==> flow/design.v <==
module divfreq(clk, rst, clk1kHz);
input clk;
input rst;
output clk1kHz;
reg [20:0]count;
reg clk1kHz_q;
assign clk1kHz = (count >= 21'd24) && !clk1kHz_q;
always @(posedge clk)begin
	if (rst) begin
		count <= 0;
		clk1kHz_q <= 0;
	end else if(count < 24)begin
		count <= count + 1'd1;
	end else begin
		clk1kHz_q <= !clk1kHz_q;
		count <= 0;
	end
end
endmodule
module divfreq20(clk, rst, clk20Hz);
input clk;
input rst;
output clk20Hz;
reg [20:0]count20;
reg clk20Hz_q;
assign clk20Hz = (count20 >= 21'd249) && !clk20Hz_q;
always @(posedge clk)begin
	if (rst) begin
		count20 <= 0;
		clk20Hz_q <= 0;
	end else if(count20 < 249)begin
		count20 <= count20 + 1'd1;
	end else begin
		clk20Hz_q <= !clk20Hz_q;
		count20 <= 0;
	end
end
endmodule
module Barrido_filas(clk, rst, clk20Hz, fil);
	input clk;
	input rst;
	input clk20Hz;
	output reg [3:0] fil;
	reg [1:0] contador;
	always @(posedge clk) begin
		if (rst) begin
			contador <= 'b0;
			fil <= 'b0000;
		end else if (clk20Hz) begin
			case(contador)
				'b00: fil <= 'b1000;
				'b01: fil <= 'b0100;
				'b10: fil <= 'b0010;
				'b11: fil <= 'b0001;
			endcase
			contador <= contador + 'b1;
		end
	end
endmodule
module Comparador_col(clk, rst, fil, col, tecla);
	input clk;
	input rst;
	input [3:0]fil;
	input [3:0]col;
	output reg [3:0] tecla;
	reg [3:0] tecla_q;
	always @(*) begin
		tecla = tecla_q;
		if(col == 'b1000)begin  
			case(fil)
				'b1000: tecla = 'd15;
				'b0100: tecla = 'd1;
				'b0010: tecla = 'd4;
				'b0001: tecla = 'd7;
			default: tecla = 'd15;
			endcase
		end if (col == 'b0100)begin  
			case(fil)
				'b1000: tecla = 'd0;
				'b0100: tecla = 'd2;
				'b0010: tecla = 'd5;
				'b0001: tecla = 'd8;
			default: tecla = 'd15;
			endcase
		end if (col == 'b0010)begin  
			case(fil)
				'b1000: tecla = 'd14;
				'b0100: tecla = 'd3;
				'b0010: tecla = 'd6;
				'b0001: tecla = 'd9;
			default: tecla = 'd15;
			endcase
		end if (col == 'b0001)begin  
			case(fil)
				'b1000: tecla = 'd13;
				'b0100: tecla = 'd10;
				'b0010: tecla = 'd11;
				'b0001: tecla = 'd12;
			default: tecla = 'd15;
			endcase
		end
	end
	always @(posedge clk) begin
		if (rst) tecla_q <= 'd15;
		else tecla_q <= tecla;
	end
endmodule
module Conversor(tecla, CSseg);
	input [3:0] tecla;
	output reg [6:0] CSseg;
	parameter segmin = 7'b1111110;  
	parameter segplus = 7'b1101100;  
	parameter segdiv = 7'b1011011;  
	parameter segmult = 7'b1001000;  
	parameter seg0 = 7'b0000001;  
	parameter seg1 = 7'b1001111;  
	parameter seg2 = 7'b0010010;  
	parameter seg3 = 7'b0000110;  
	parameter seg4 = 7'b1001100;  
	parameter seg5 = 7'b0100100;  
	parameter seg6 = 7'b0100000;  
	parameter seg7 = 7'b0001111;  
	parameter seg8 = 7'b0000000;  
	parameter seg9 = 7'b0000100;  
	parameter segA = 7'b0001000;  
	parameter segb = 7'b1100000;  
	parameter segC = 7'b0110001;  
	parameter segd = 7'b1000010;  
	parameter segE = 7'b0110000;  
	parameter segF = 7'b0111000;  
	parameter sego = 7'b1100010;  
	parameter segh = 7'b1101000;  
	parameter segeq = 7'b1110110;  
	parameter nul = 7'b1111111; 
	always @(*)begin
			case(tecla)
				4'b0000: CSseg = seg0;
				4'b0001: CSseg = seg1;
				4'b0010: CSseg = seg2;
				4'b0011: CSseg = seg3;
				4'b0100: CSseg = seg4;
				4'b0101: CSseg = seg5;
				4'b0110: CSseg = seg6;
				4'b0111: CSseg = seg7;
				4'b1000: CSseg = seg8;
				4'b1001: CSseg = seg9;
				4'b1010: CSseg = segplus;
				4'b1011: CSseg = segmin;
				4'b1100: CSseg = segmult;
				4'b1101: CSseg = segdiv;
				4'b1110: CSseg = segeq;
				4'b1111: CSseg = nul;
			endcase
	end
endmodule
module Barrido_displays(clk, rst, btn, btnres, CSseg, clk1kHz, dres, signo_resultado, Sseg, anodos, Ssegnum1, Ssegnum2, operador, signo1);
	input clk;
	input rst;
	input btn;
	input btnres;
	input [6:0] CSseg;
	input clk1kHz;
	input [23:0] dres;
	input [1:0] signo_resultado;
	output reg [6:0] Sseg;
	output reg [7:0] anodos;
	output reg [20:0] Ssegnum1;
	output reg [20:0] Ssegnum2;
	output reg [6:0] operador;
	output reg [6:0] signo1;	
	reg [6:0] Sseg0;
	reg [6:0] Sseg1;
	reg [6:0] Sseg2;
	reg [6:0] Sseg3;
	reg [6:0] Sseg4;
	reg [6:0] Sseg5;
	reg [6:0] Sseg6;
	reg [6:0] Sseg7;
	parameter segmin = 7'b1111110;  
	parameter segplus = 7'b1101100;  
	parameter segdiv = 7'b1011011;  
	parameter segmult = 7'b1001000;  
	parameter seg0 = 7'b0000001;  
	parameter seg1 = 7'b1001111;  
	parameter seg2 = 7'b0010010;  
	parameter seg3 = 7'b0000110;  
	parameter seg4 = 7'b1001100;  
	parameter seg5 = 7'b0100100;  
	parameter seg6 = 7'b0100000;  
	parameter seg7 = 7'b0001111;  
	parameter seg8 = 7'b0000000;  
	parameter seg9 = 7'b0000100;  
	parameter segeq = 7'b1110110;  
	parameter nul = 7'b1111111; 
	reg [2:0]contadorbar;
	reg btnON;
	reg btnresON;
	reg estado;
	reg [2:0]posdisplay;
	always @(posedge clk) begin
	if (rst) begin
		contadorbar = 3'b0;
		Sseg0 = nul;
		Sseg1 = nul;
		Sseg2 = nul;
		Sseg3 = nul;
		Sseg4 = nul;
		Sseg5 = nul;
		Sseg6 = nul;
		Sseg7 = nul;
		btnON = 1'b0;
		btnresON = 'b0;
		estado = 'b0;
		posdisplay = 'b0;
		anodos <= 8'b11111111;
		Sseg <= nul;
		Ssegnum1 <= {nul, nul, nul};
		Ssegnum2 <= {nul, nul, nul};
		signo1 <= nul;
		operador <= nul;
	end else if (clk1kHz) begin
		if (btnres == 'b0 && btnresON == 'b0)begin
			estado = ~estado;
			btnresON = 'b1;
		end
		if (btnres == 'b1) begin
			btnresON = 'b0;
		end
		contadorbar = contadorbar + 1'b1;
		case(contadorbar)
			3'b000: begin anodos <= 8'b11111110; Sseg <= Sseg0; end
			3'b001: begin anodos <= 8'b11111101; Sseg <= Sseg1; end
			3'b010: begin anodos <= 8'b11111011; Sseg <= Sseg2; end
			3'b011: begin anodos <= 8'b11110111; Sseg <= Sseg3; end
			3'b100: begin anodos <= 8'b11101111; Sseg <= Sseg4; end
			3'b101: begin anodos <= 8'b11011111; Sseg <= Sseg5; end
			3'b110: begin anodos <= 8'b10111111; Sseg <= Sseg6; end
			3'b111: begin anodos <= 8'b01111111; Sseg <= Sseg7; end
		endcase
		if (estado == 0)begin
		if (btn == 'b0 && btnON == 'b0)begin
			posdisplay = posdisplay + 'b1;
			btnON = 'b1;
		end
		if (btn == 'b1) begin
			btnON = 'b0;
		end
		case(posdisplay)
			3'b000: Sseg7 = CSseg;
			3'b001: Sseg6 = CSseg;
			3'b010: Sseg5 = CSseg;
			3'b011: Sseg4 = CSseg;
			3'b100: Sseg3 = CSseg;
			3'b101: Sseg2 = CSseg;
			3'b110: Sseg1 = CSseg;
			3'b111: Sseg0 = CSseg;
		endcase 
		Ssegnum1 <= {Sseg6, Sseg5, Sseg4};
		Ssegnum2 <= {Sseg2, Sseg1, Sseg0};
		signo1 <= Sseg7;
		operador <= Sseg3;
		end
		if (estado == 1) begin
			if(signo_resultado == 2)begin
			Sseg0 = 7'b0110001;  
			Sseg1 = seg0;	 
			Sseg2 = 7'b0110001;	 
			Sseg3 = 7'b0110001;	 
			Sseg4 = 7'b0110000;	 
			Sseg5 = nul;
			Sseg6 = nul;
			Sseg7 = nul;
			end else begin
			case(dres[3:0])
				4'b0000: Sseg0 = seg0;
				4'b0001: Sseg0 = seg1;
				4'b0010: Sseg0 = seg2;
				4'b0011: Sseg0 = seg3;
				4'b0100: Sseg0 = seg4;
				4'b0101: Sseg0 = seg5;
				4'b0110: Sseg0 = seg6;
				4'b0111: Sseg0 = seg7;
				4'b1000: Sseg0 = seg8;
				4'b1001: Sseg0 = seg9;
				default: Sseg0 = nul;
			endcase
			case(dres[7:4])
				4'b0000: Sseg1 = seg0;
				4'b0001: Sseg1 = seg1;
				4'b0010: Sseg1 = seg2;
				4'b0011: Sseg1 = seg3;
				4'b0100: Sseg1 = seg4;
				4'b0101: Sseg1 = seg5;
				4'b0110: Sseg1 = seg6;
				4'b0111: Sseg1 = seg7;
				4'b1000: Sseg1 = seg8;
				4'b1001: Sseg1 = seg9;
				default: Sseg1 = nul;
			endcase
			case(dres[11:8])
				4'b0000: Sseg2 = seg0;
				4'b0001: Sseg2 = seg1;
				4'b0010: Sseg2 = seg2;
				4'b0011: Sseg2 = seg3;
				4'b0100: Sseg2 = seg4;
				4'b0101: Sseg2 = seg5;
				4'b0110: Sseg2 = seg6;
				4'b0111: Sseg2 = seg7;
				4'b1000: Sseg2 = seg8;
				4'b1001: Sseg2 = seg9;
				default: Sseg2 = nul;
			endcase
			case(dres[15:12])
				4'b0000: Sseg3 = seg0;
				4'b0001: Sseg3 = seg1;
				4'b0010: Sseg3 = seg2;
				4'b0011: Sseg3 = seg3;
				4'b0100: Sseg3 = seg4;
				4'b0101: Sseg3 = seg5;
				4'b0110: Sseg3 = seg6;
				4'b0111: Sseg3 = seg7;
				4'b1000: Sseg3 = seg8;
				4'b1001: Sseg3 = seg9;
				default: Sseg3 = nul;
			endcase
			case(dres[19:16])
				4'b0000: Sseg4 = seg0;
				4'b0001: Sseg4 = seg1;
				4'b0010: Sseg4 = seg2;
				4'b0011: Sseg4 = seg3;
				4'b0100: Sseg4 = seg4;
				4'b0101: Sseg4 = seg5;
				4'b0110: Sseg4 = seg6;
				4'b0111: Sseg4 = seg7;
				4'b1000: Sseg4 = seg8;
				4'b1001: Sseg4 = seg9;
				default: Sseg4 = nul;
			endcase
			case(dres[23:20])
				4'b0000: Sseg5 = seg0;
				4'b0001: Sseg5 = seg1;
				4'b0010: Sseg5 = seg2;
				4'b0011: Sseg5 = seg3;
				4'b0100: Sseg5 = seg4;
				4'b0101: Sseg5 = seg5;
				4'b0110: Sseg5 = seg6;
				4'b0111: Sseg5 = seg7;
				4'b1000: Sseg5 = seg8;
				4'b1001: Sseg5 = seg9;
				default: Sseg5 = nul;
			endcase
			if(signo_resultado == 0) begin
				Sseg6 = nul;
				Sseg7 = nul;
			end else begin 
				Sseg6 = segmin;
				Sseg7 = nul;
			end
			end		
		end
	end
	end
endmodule
module Ssegtobin (clk, rst, Ssegnum1, Ssegnum2, signo1, operador, num1, num2, sig1, oper);
	input clk;
	input rst;
	input [20:0] Ssegnum1;
	input [20:0] Ssegnum2;
	input [6:0] signo1;
	input [6:0] operador;
	output reg [9:0] num1;
	output reg [9:0] num2;
	output reg sig1;
	output reg [1:0] oper;
	reg [3:0] digit11;
	reg [3:0] digit12;
	reg [3:0] digit13;
	reg [3:0] digit21;
	reg [3:0] digit22;
	reg [3:0] digit23;
	parameter [6:0] segmin = 7'b1111110;  
	parameter [6:0] segplus = 7'b1101100;  
	parameter [6:0] segdiv = 7'b1011011;  
	parameter [6:0] segmult = 7'b1001000;  
	parameter [6:0] seg0 = 7'b0000001;  
	parameter [6:0] seg1 = 7'b1001111;  
	parameter [6:0] seg2 = 7'b0010010;  
	parameter [6:0] seg3 = 7'b0000110;  
	parameter [6:0] seg4 = 7'b1001100;  
	parameter [6:0] seg5 = 7'b0100100;  
	parameter [6:0] seg6 = 7'b0100000;  
	parameter [6:0] seg7 = 7'b0001111;  
	parameter [6:0] seg8 = 7'b0000000;  
	parameter [6:0] seg9 = 7'b0000100;  
	parameter [6:0] nul = 7'b1111111; 
	reg [3:0] digit11_q;
	reg [3:0] digit12_q;
	reg [3:0] digit13_q;
	reg [3:0] digit21_q;
	reg [3:0] digit22_q;
	reg [3:0] digit23_q;
	reg [1:0] oper_q;
	always @(posedge clk) begin
		if (rst) begin
			digit11_q <= 'b0;
			digit12_q <= 'b0;
			digit13_q <= 'b0;
			digit21_q <= 'b0;
			digit22_q <= 'b0;
			digit23_q <= 'b0;
			oper_q <= 'b0;
		end else begin
			digit11_q <= digit11;
			digit12_q <= digit12;
			digit13_q <= digit13;
			digit21_q <= digit21;
			digit22_q <= digit22;
			digit23_q <= digit23;
			oper_q <= oper;
		end
	end
	always @(*)begin
		digit11 = digit11_q;
		digit12 = digit12_q;
		digit13 = digit13_q;
		digit21 = digit21_q;
		digit22 = digit22_q;
		digit23 = digit23_q;
		oper = oper_q;
		case(Ssegnum1[6:0])
			seg0: digit13 = 'd0;
			seg1: digit13 = 'd1;
			seg2: digit13 = 'd2;
			seg3: digit13 = 'd3;
			seg4: digit13 = 'd4;
			seg5: digit13 = 'd5;
			seg6: digit13 = 'd6;
			seg7: digit13 = 'd7;
			seg8: digit13 = 'd8;
			seg9: digit13 = 'd9;
			default: ;
		endcase
		case(Ssegnum1[13:7])
			seg0: digit12 = 'd0;
			seg1: digit12 = 'd1;
			seg2: digit12 = 'd2;
			seg3: digit12 = 'd3;
			seg4: digit12 = 'd4;
			seg5: digit12 = 'd5;
			seg6: digit12 = 'd6;
			seg7: digit12 = 'd7;
			seg8: digit12 = 'd8;
			seg9: digit12 = 'd9;
			default: ;
		endcase
		case(Ssegnum1[20:14])
			seg0: digit11 = 'd0;
			seg1: digit11 = 'd1;
			seg2: digit11 = 'd2;
			seg3: digit11 = 'd3;
			seg4: digit11 = 'd4;
			seg5: digit11 = 'd5;
			seg6: digit11 = 'd6;
			seg7: digit11 = 'd7;
			seg8: digit11 = 'd8;
			seg9: digit11 = 'd9;
			default: ;
		endcase
		case(Ssegnum2[6:0])
			seg0: digit23 = 'd0;
			seg1: digit23 = 'd1;
			seg2: digit23 = 'd2;
			seg3: digit23 = 'd3;
			seg4: digit23 = 'd4;
			seg5: digit23 = 'd5;
			seg6: digit23 = 'd6;
			seg7: digit23 = 'd7;
			seg8: digit23 = 'd8;
			seg9: digit23 = 'd9;
			default: ;
		endcase
		case(Ssegnum2[13:7])
			seg0: digit22 = 'd0;
			seg1: digit22 = 'd1;
			seg2: digit22 = 'd2;
			seg3: digit22 = 'd3;
			seg4: digit22 = 'd4;
			seg5: digit22 = 'd5;
			seg6: digit22 = 'd6;
			seg7: digit22 = 'd7;
			seg8: digit22 = 'd8;
			seg9: digit22 = 'd9;
			default: ;
		endcase
		case(Ssegnum2[20:14])
			seg0: digit21 = 'd0;
			seg1: digit21 = 'd1;
			seg2: digit21 = 'd2;
			seg3: digit21 = 'd3;
			seg4: digit21 = 'd4;
			seg5: digit21 = 'd5;
			seg6: digit21 = 'd6;
			seg7: digit21 = 'd7;
			seg8: digit21 = 'd8;
			seg9: digit21 = 'd9;
			default: ;
		endcase
		case(operador)
			segplus: oper = 'd0;
			segmin:  oper = 'd1;
			segmult: oper = 'd2;
			segdiv:  oper = 'd3;
			default: ;
		endcase
		sig1 = (signo1 == nul) ? 'd0:'d1;
		num1 = (digit11 * 'd100) + (digit12 * 'd10) + digit13;
		num2 = (digit21 * 'd100) + (digit22 * 'd10) + digit23;
	end
endmodule
module Operacion (num1, num2, sig1, oper, resultado, signo_resultado);
	input [9:0]num1;
	input [9:0]num2;
	input sig1;
	input [1:0]oper;
	output reg [19:0] resultado;
	output reg [1:0] signo_resultado;
	always @(*)begin
		resultado = 'd0;
		signo_resultado = 'd0;
		case(oper)
			'd0: begin	if (sig1 == 0) begin  
						resultado = num1 + num2;
						signo_resultado = 'd0;
					end else begin
						if (num1 > num2)begin
							resultado = num1 - num2;
							signo_resultado = 'd1;
						end else begin
							resultado = num2 - num1;
							signo_resultado = 'd0;
						end
					end
				end
			'd1: begin	if (sig1 == 1) begin  
						resultado = num1 + num2;
						signo_resultado = 'd1;
					end else begin
						if (num2 > num1)begin
							resultado = num2 - num1;
							signo_resultado = 'd1;
						end else begin
							resultado = num1 - num2;
							signo_resultado = 'd0;
						end
					end
				end
			'd2: begin resultado = num1*num2;
							if (sig1 == 0) begin  
								signo_resultado = 'd0;
							end else signo_resultado = 'd1;
			end
			'd3: begin if(num2 != 0 && num1 % num2 == 0) begin  
								resultado = num1/num2;
								if (sig1 == 0) begin  
									signo_resultado = 'd0;
								end else signo_resultado = 'd1;	
							end else signo_resultado = 'd2;
			end
		endcase
	end
endmodule
module Digitos_result (resultado, dres);
	input [19:0] resultado;
	output reg [23:0] dres;
	integer i;
	reg [43:0] sh;
	always @(*)begin
		sh = {24'd0, resultado};
		for (i = 0; i < 20; i = i + 1) begin
			if (sh[23:20] >= 5) sh[23:20] = sh[23:20] + 4'd3;
			if (sh[27:24] >= 5) sh[27:24] = sh[27:24] + 4'd3;
			if (sh[31:28] >= 5) sh[31:28] = sh[31:28] + 4'd3;
			if (sh[35:32] >= 5) sh[35:32] = sh[35:32] + 4'd3;
			if (sh[39:36] >= 5) sh[39:36] = sh[39:36] + 4'd3;
			if (sh[43:40] >= 5) sh[43:40] = sh[43:40] + 4'd3;
			sh = sh << 1;
		end
		dres = sh[43:20];
	end
endmodule
module Calculator2_0(clk, rst, col, btn, btnres, fil, Sseg, anodos);
	input clk;
	input rst;
	input [3:0] col;
	input btn;
	input btnres;
	output [3:0] fil;
	output [6:0] Sseg;
	output [7:0] anodos;
	wire clk1kHz;
	wire clk20Hz;
	wire [3:0]tecla;
	wire [20:0] Ssegnum1;
	wire [20:0] Ssegnum2;
	wire [6:0] signo1;
	wire [6:0] operador;
	wire [9:0] num1;
	wire [9:0] num2;
	wire sig1;
	wire [1:0] oper;
	wire [19:0] resultado;
	wire [1:0] signo_resultado;
	wire [23:0] dres;
	wire [6:0] CSseg;
	divfreq div(clk, rst, clk1kHz);
	divfreq20 div20(clk, rst, clk20Hz);
	Barrido_filas barfil(clk, rst, clk20Hz, fil);
	Comparador_col comp(clk, rst, fil, col, tecla);
	Conversor print(tecla, CSseg);
	Barrido_displays bardisp(clk, rst, btn, btnres, CSseg, clk1kHz, dres, signo_resultado, Sseg, anodos, Ssegnum1, Ssegnum2, operador, signo1);
	Ssegtobin convsegtobin(clk, rst, Ssegnum1, Ssegnum2, signo1, operador, num1, num2, sig1, oper);
	Operacion op(num1, num2, sig1, oper, resultado, signo_resultado);
	Digitos_result digres(resultado, dres);
endmodule
# Reports on Calculator2_0
# The steps from the RTL of Calculator2_0 to its reports follow in flow order.
# Lines are those of the file above, counted from 1.
# Operators: Yosys type, input widths -> output width; for muxes data width and select width s.
# Cell names lack the library's common part.
# A cell with - has no value.
# design
top_module,Calculator2_0
clock_port,clk
lib,sky130hd
corner,tt_025C_1v80

# Elaborated design
# Yosys after proc, flatten, opt, wreduce and memory -nomap, before mapping. Memory bits, and registers merged into a memory's read port (data or address), are not among the register bits. Print and check cells are not counted.
# Yosys's memory passes give these memory sizes; they may raise the number of words (mostly to a power of two), join words into wider ones and drop unused or constant bits.
# word_totals
ff_bits,216
mem_bits_ro,784
n_memories,7
input_bits,8
out_inout_bits,19
word_cells,560
# mem_list
name,size,width,rd,wr,line,text
(no name shown),16,7,1,0,274,case(dres[3:0])
(no name shown),16,7,1,0,287,case(dres[7:4])
(no name shown),16,7,1,0,300,case(dres[11:8])
(no name shown),16,7,1,0,313,case(dres[15:12])
(no name shown),16,7,1,0,326,case(dres[19:16])
(no name shown),16,7,1,0,339,case(dres[23:20])
# Further memories, not shown: 1.
# op_classes
n_addsub,111
n_mul,5
div,2
n_cmp,105
equal,88
mux,166
bitwise,8
reduce_and_logical,35
# ops
op,count
$ge 4x3->1 const B,93
$mux 4,86
$mod 10x10->32,1
$add 4x2->4 const B,80
$pmux 4 s10,6
$div 10x10->20,1
$mul 10x10->20,1
$eq 7x7->1 const B,17
$pmux 7 s2,8
$mux 7,15
$mux 20,5
$eq 7x3->1 const B,12
$eq 7x6->1 const B,12
$pmux 20 s4,1
$mul 4x5->8 const B,2
$pmux 8 s8,1
$mux 3,21
$reduce_or 7->1,8
$pmux 7 s8,1
$pmux 4 s4,3
$add 21x1->21 const B,2
$mul 4x3->7 const B,2
$eq 7x1->1 const B,6
$eq 7x4->1 const B,6
$eq 7x5->1 const B,6
$logic_not 7->1,6
$add 3x2->3 const B,13
$logic_not 32->1,1
# Other operator kinds: 39; their cells: 104.

# Depth
# Yosys ltp: most cells in a row. Word level: on the elaborated netlist, between registers, memories and ports. Mapped: between sequential cells and ports; inverters and the memories' decode and read muxes count.
# depth
depth_word,48
ABC_AREA,1
ltp_mapped,684
depth_no_buf,652

# Netlist
# Yosys stat after the flow's synthesis: flattened, memories mapped to cells. It holds for the ABC_AREA given above (unset counts as 0); a run with the other value may have another netlist.
# Totals and module areas in this step are rounded.
# synth_totals
stdcells,9809
mapped_area_um2,62000
sequential_area_um2,5800
ffs,288
buffers,151
# by_type
cell_type,count,type_area_um2
ha_1,680,8508.16
nand2_1,2192,8.23E+03
dfxtp_1,288,5765.53
inv_1,1434,5.38E+03
nor2_1,787,2.95E+03
nand3_1,563,2.82E+03
o21ai_0,538,2.69E+03
nand2_2,389,2.43E+03
xor2_1,260,2.28E+03
a21oi_1,419,2.1E+03
nand3_2,184,1.84E+03
nand4_1,251,1.57E+03
fa_1,76,1.52E+03
xnor2_1,150,1313.76
nand2_4,98,1.1E+03
nand3_4,45,788.256
nor2_4,68,765.734
nor2_2,112,700.672
# Other cell types: 86; their cells: 1275.

# Worst setup path after synthesis
# Path of least setup slack by OpenSTA after synthesis, without wires, with an ideal clock, recovery checks aside; 20% of the period is set as input and as output delay. Where synthesis merged equal registers, the netlist keeps one of their names.
# synth_path
path_type,flip-flop to flip-flop
start,register bardisp.Ssegnum2[11]
end,register bardisp.Sseg5[3]
clock_period_ns,110.0
setup_ns,0.116
t_first_pin_ns,0.000
arrival_time_ns,83.925
required_ns,109.884
setup_slack_ns,25.959
delay_ns,84.041
driving_pins,652
n_path_buf,35
period_less_setup_slack_ns,84.041
# "delay_ns" = arrival - input delay + setup time.
# "driving_pins": output pins that drive a net of the path, with the launching flip-flop's if there is one; two outputs of one cell count as two.
# "period_less_setup_slack_ns" = period - worst setup slack (recovery checks aside). The figure is calculated, with input and output delays left at 20% of the set period.
# The rows between start and end are the longest chain of elaborated cells between them; the timing report does not say that the signal goes this way. Where chains are equally long, one stands for them.
# A line is the first line of the expression or statement that the cell stems from. Yosys adds cells for indexed reads and writes and turns some case tables into memories.
# A memory read counts as a cell of the chain, while the word-level depth stops at memories.
# A register here has more assigning lines than the two given.
# synth_via
cell_sequence,dfxtp_1 nor3_1 inv_1 nor3_1 or2_2 nor3_1 nand3_1 inv_1 a21oi_1 inv_1 ha_1 ha_1 fa_1 xnor2_1 ha_1 ha_1 nand2_1 nor2_1 (+616 left out) nand3_4 xor2_1 nand2_2 nand2_2 inv_2 nand2_1 and2_4 inv_1 ha_1 o21a_4 nand2_4 xor2_1 inv_1 ha_1 nor2_1 nor2_1 o21ai_1 nand2_1
elab_chain_cells,51
cone_cells,293
classes_between,89 x add/sub; 2 x mul; 2 x div; 86 x compare; 10 x eq/ne; 99 x mux; 4 x reduce/logical; 1 x memory
# synth_rtl
element,line,text
from (decl),168,output reg [20:0] Ssegnum2;
from (assign),218,"Ssegnum2 <= {nul, nul, nul};"
from (assign),259,"Ssegnum2 <= {Sseg2, Sseg1, Sseg0};"
$eq 7x3->1,482,case(Ssegnum2[13:7])
$pmux 4 s10,482,
$mul 4x3->7,517,num2 = (digit21 * 'd100) + (digit22 * 'd10) + digit23;
$add 10x10->10,517,
$add 10x4->10,517,
$mod 10x10->32,562,'d3: begin if(num2 != 0 && num1 % num2 == 0) begin
$logic_not 32->1,562,
(+37 left out),-,
$add 4x2->4,583,if (sh[35:32] >= 5) sh[35:32] = sh[35:32] + 4'd3;
$mux 4,583,
$add 4x2->4,584,if (sh[39:36] >= 5) sh[39:36] = sh[39:36] + 4'd3;
$mux 4,584,
$mem_v2 16x7,339,case(dres[23:20])
$mux 7,264,if(signo_resultado == 2)begin
$mux 7,263,if (estado == 1) begin
to (assign),251,3'b010: Sseg5 = CSseg;
to (assign),270,Sseg5 = nul;
to (decl),176,reg [6:0] Sseg5;

# Timing after layout
# From the final timing report of entry A: the path of least setup slack in the routed layout; clock arrival at registers is part of the times.
# layout_path
path_type,flip-flop to flip-flop
start,register bardisp.Ssegnum2[18]
end,register bardisp.Sseg5[5]
clock_period_ns,170.0
setup_ns,0.08
t_first_pin_ns,0.54
arrival_time_ns,96.68
required_ns,170.44
setup_slack_ns,73.76
driving_pins,604
n_path_buf,1
# The rows between start and end are the longest chain of elaborated cells between them; the timing report does not say that the signal goes this way. Where chains are equally long, one stands for them.
# A memory read counts as a cell of the chain, while the word-level depth stops at memories.
# A register here has more assigning lines than the two given.
# layout_via
cell_sequence,dfxtp_1 inv_1 nand2_1 inv_1 nand2_1 inv_1 nor2_1 inv_1 nor4_1 inv_1 nor2_1 inv_1 o21ai_0 inv_1 ha_1 inv_1 fa_1 inv_1 (+568 left out) nand2_1 nand3_4 xor2_1 nand2_2 nand2_2 inv_2 nand2_1 and2_4 inv_1 ha_1 o21a_4 nand2_4 xor2_1 inv_1 ha_1 nor2_1 o21ai_1 nand2_1
elab_chain_cells,51
cone_cells,293
classes_between,89 x add/sub; 2 x mul; 2 x div; 86 x compare; 10 x eq/ne; 99 x mux; 4 x reduce/logical; 1 x memory
# layout_rtl
element,line,text
from (decl),168,output reg [20:0] Ssegnum2;
from (assign),218,"Ssegnum2 <= {nul, nul, nul};"
from (assign),259,"Ssegnum2 <= {Sseg2, Sseg1, Sseg0};"
$eq 7x3->1,495,case(Ssegnum2[20:14])
$pmux 4 s10,495,
$mul 4x5->8,517,num2 = (digit21 * 'd100) + (digit22 * 'd10) + digit23;
$add 10x10->10,517,
$add 10x4->10,517,
$mod 10x10->32,562,'d3: begin if(num2 != 0 && num1 % num2 == 0) begin
$logic_not 32->1,562,
(+37 left out),-,
$add 4x2->4,583,if (sh[35:32] >= 5) sh[35:32] = sh[35:32] + 4'd3;
$mux 4,583,
$add 4x2->4,584,if (sh[39:36] >= 5) sh[39:36] = sh[39:36] + 4'd3;
$mux 4,584,
$mem_v2 16x7,339,case(dres[23:20])
$mux 7,264,if(signo_resultado == 2)begin
$mux 7,263,if (estado == 1) begin
to (assign),251,3'b010: Sseg5 = CSseg;
to (assign),270,Sseg5 = nul;
to (decl),176,reg [6:0] Sseg5;

# Design Calculator2_0 on sky130hd. What follows are 5 stored runs of the flow, each under its own settings; their order means nothing. The constraints put input and output delay at 20% of the set period each and load the outputs with 0.01 pF.
# "timing.achieved_period_ns": clock period set for the run, less the worst setup slack. It is reckoned from that one timing run; input and output delays stay at 20% of the period that was set.
# "critical_path_time_ns": the worst setup path's part of the clock period (all of it between registers, 20% less for each end at a port) less its slack. A launch clock that arrives late makes it longer, a capture clock that arrives late makes it shorter.
# The results are shown rounded.
# Among the settings, n/a means not set for that run.
run,ABC_AREA,CELL_PAD_IN_SITES_GLOBAL_PLACEMENT,CORE_ASPECT_RATIO,CORE_MARGIN,CTS_CLUSTER_DIAMETER,CTS_CLUSTER_SIZE,PLACE_DENSITY,SLEW_MARGIN,TNS_END_PERCENT,period_ns,CAP_MARGIN,CORE_UTILIZATION,GPL_ROUTABILITY_DRIVEN,MAX_ROUTING_LAYER,MIN_ROUTING_LAYER,SETUP_SLACK_MARGIN,critical_path_time_ns,timing.worst_path_kind,hold_ws_ns,timing.setup.ws_ns,die_um2,setup_tns_ns,post_synth_area_um2,finish.stdcell_area_um2,layout_utilization_pct,timing.achieved_period_ns
entry A,1,3,1.5,3,291,58,0.83,40,30,170.0,20,40,n/a,n/a,n/a,n/a,96.24,flip-flop to flip-flop,0.46,74,160000,0.000,62000,65000,42,96.243
entry B,0,3,1.12,6,n/a,n/a,0.37,20,95,115.0,15,41,1,met5,met1,-2.0,108.69,flip-flop to flip-flop,0.45,6.3,150000,0.000,57000,61000,44,108.692
entry C,n/a,n/a,n/a,2,n/a,n/a,n/a,20,n/a,105.0,20,40,n/a,n/a,n/a,5.0,95.73,flip-flop to flip-flop,0.45,9.3,150000,0.000,57000,66000,46,95.726
entry D,1,n/a,0.9,2,291,76,n/a,20,30,110.0,20,40,n/a,n/a,n/a,5.0,94.39,flip-flop to flip-flop,0.47,16,160000,0.000,62000,65000,42,94.387
entry E,1,3,1.5,3,291,58,0.83,40,30,170.0,20,15,0,n/a,n/a,n/a,96.19,flip-flop to flip-flop,0.46,74,420000,0.000,62000,69000,17,96.192
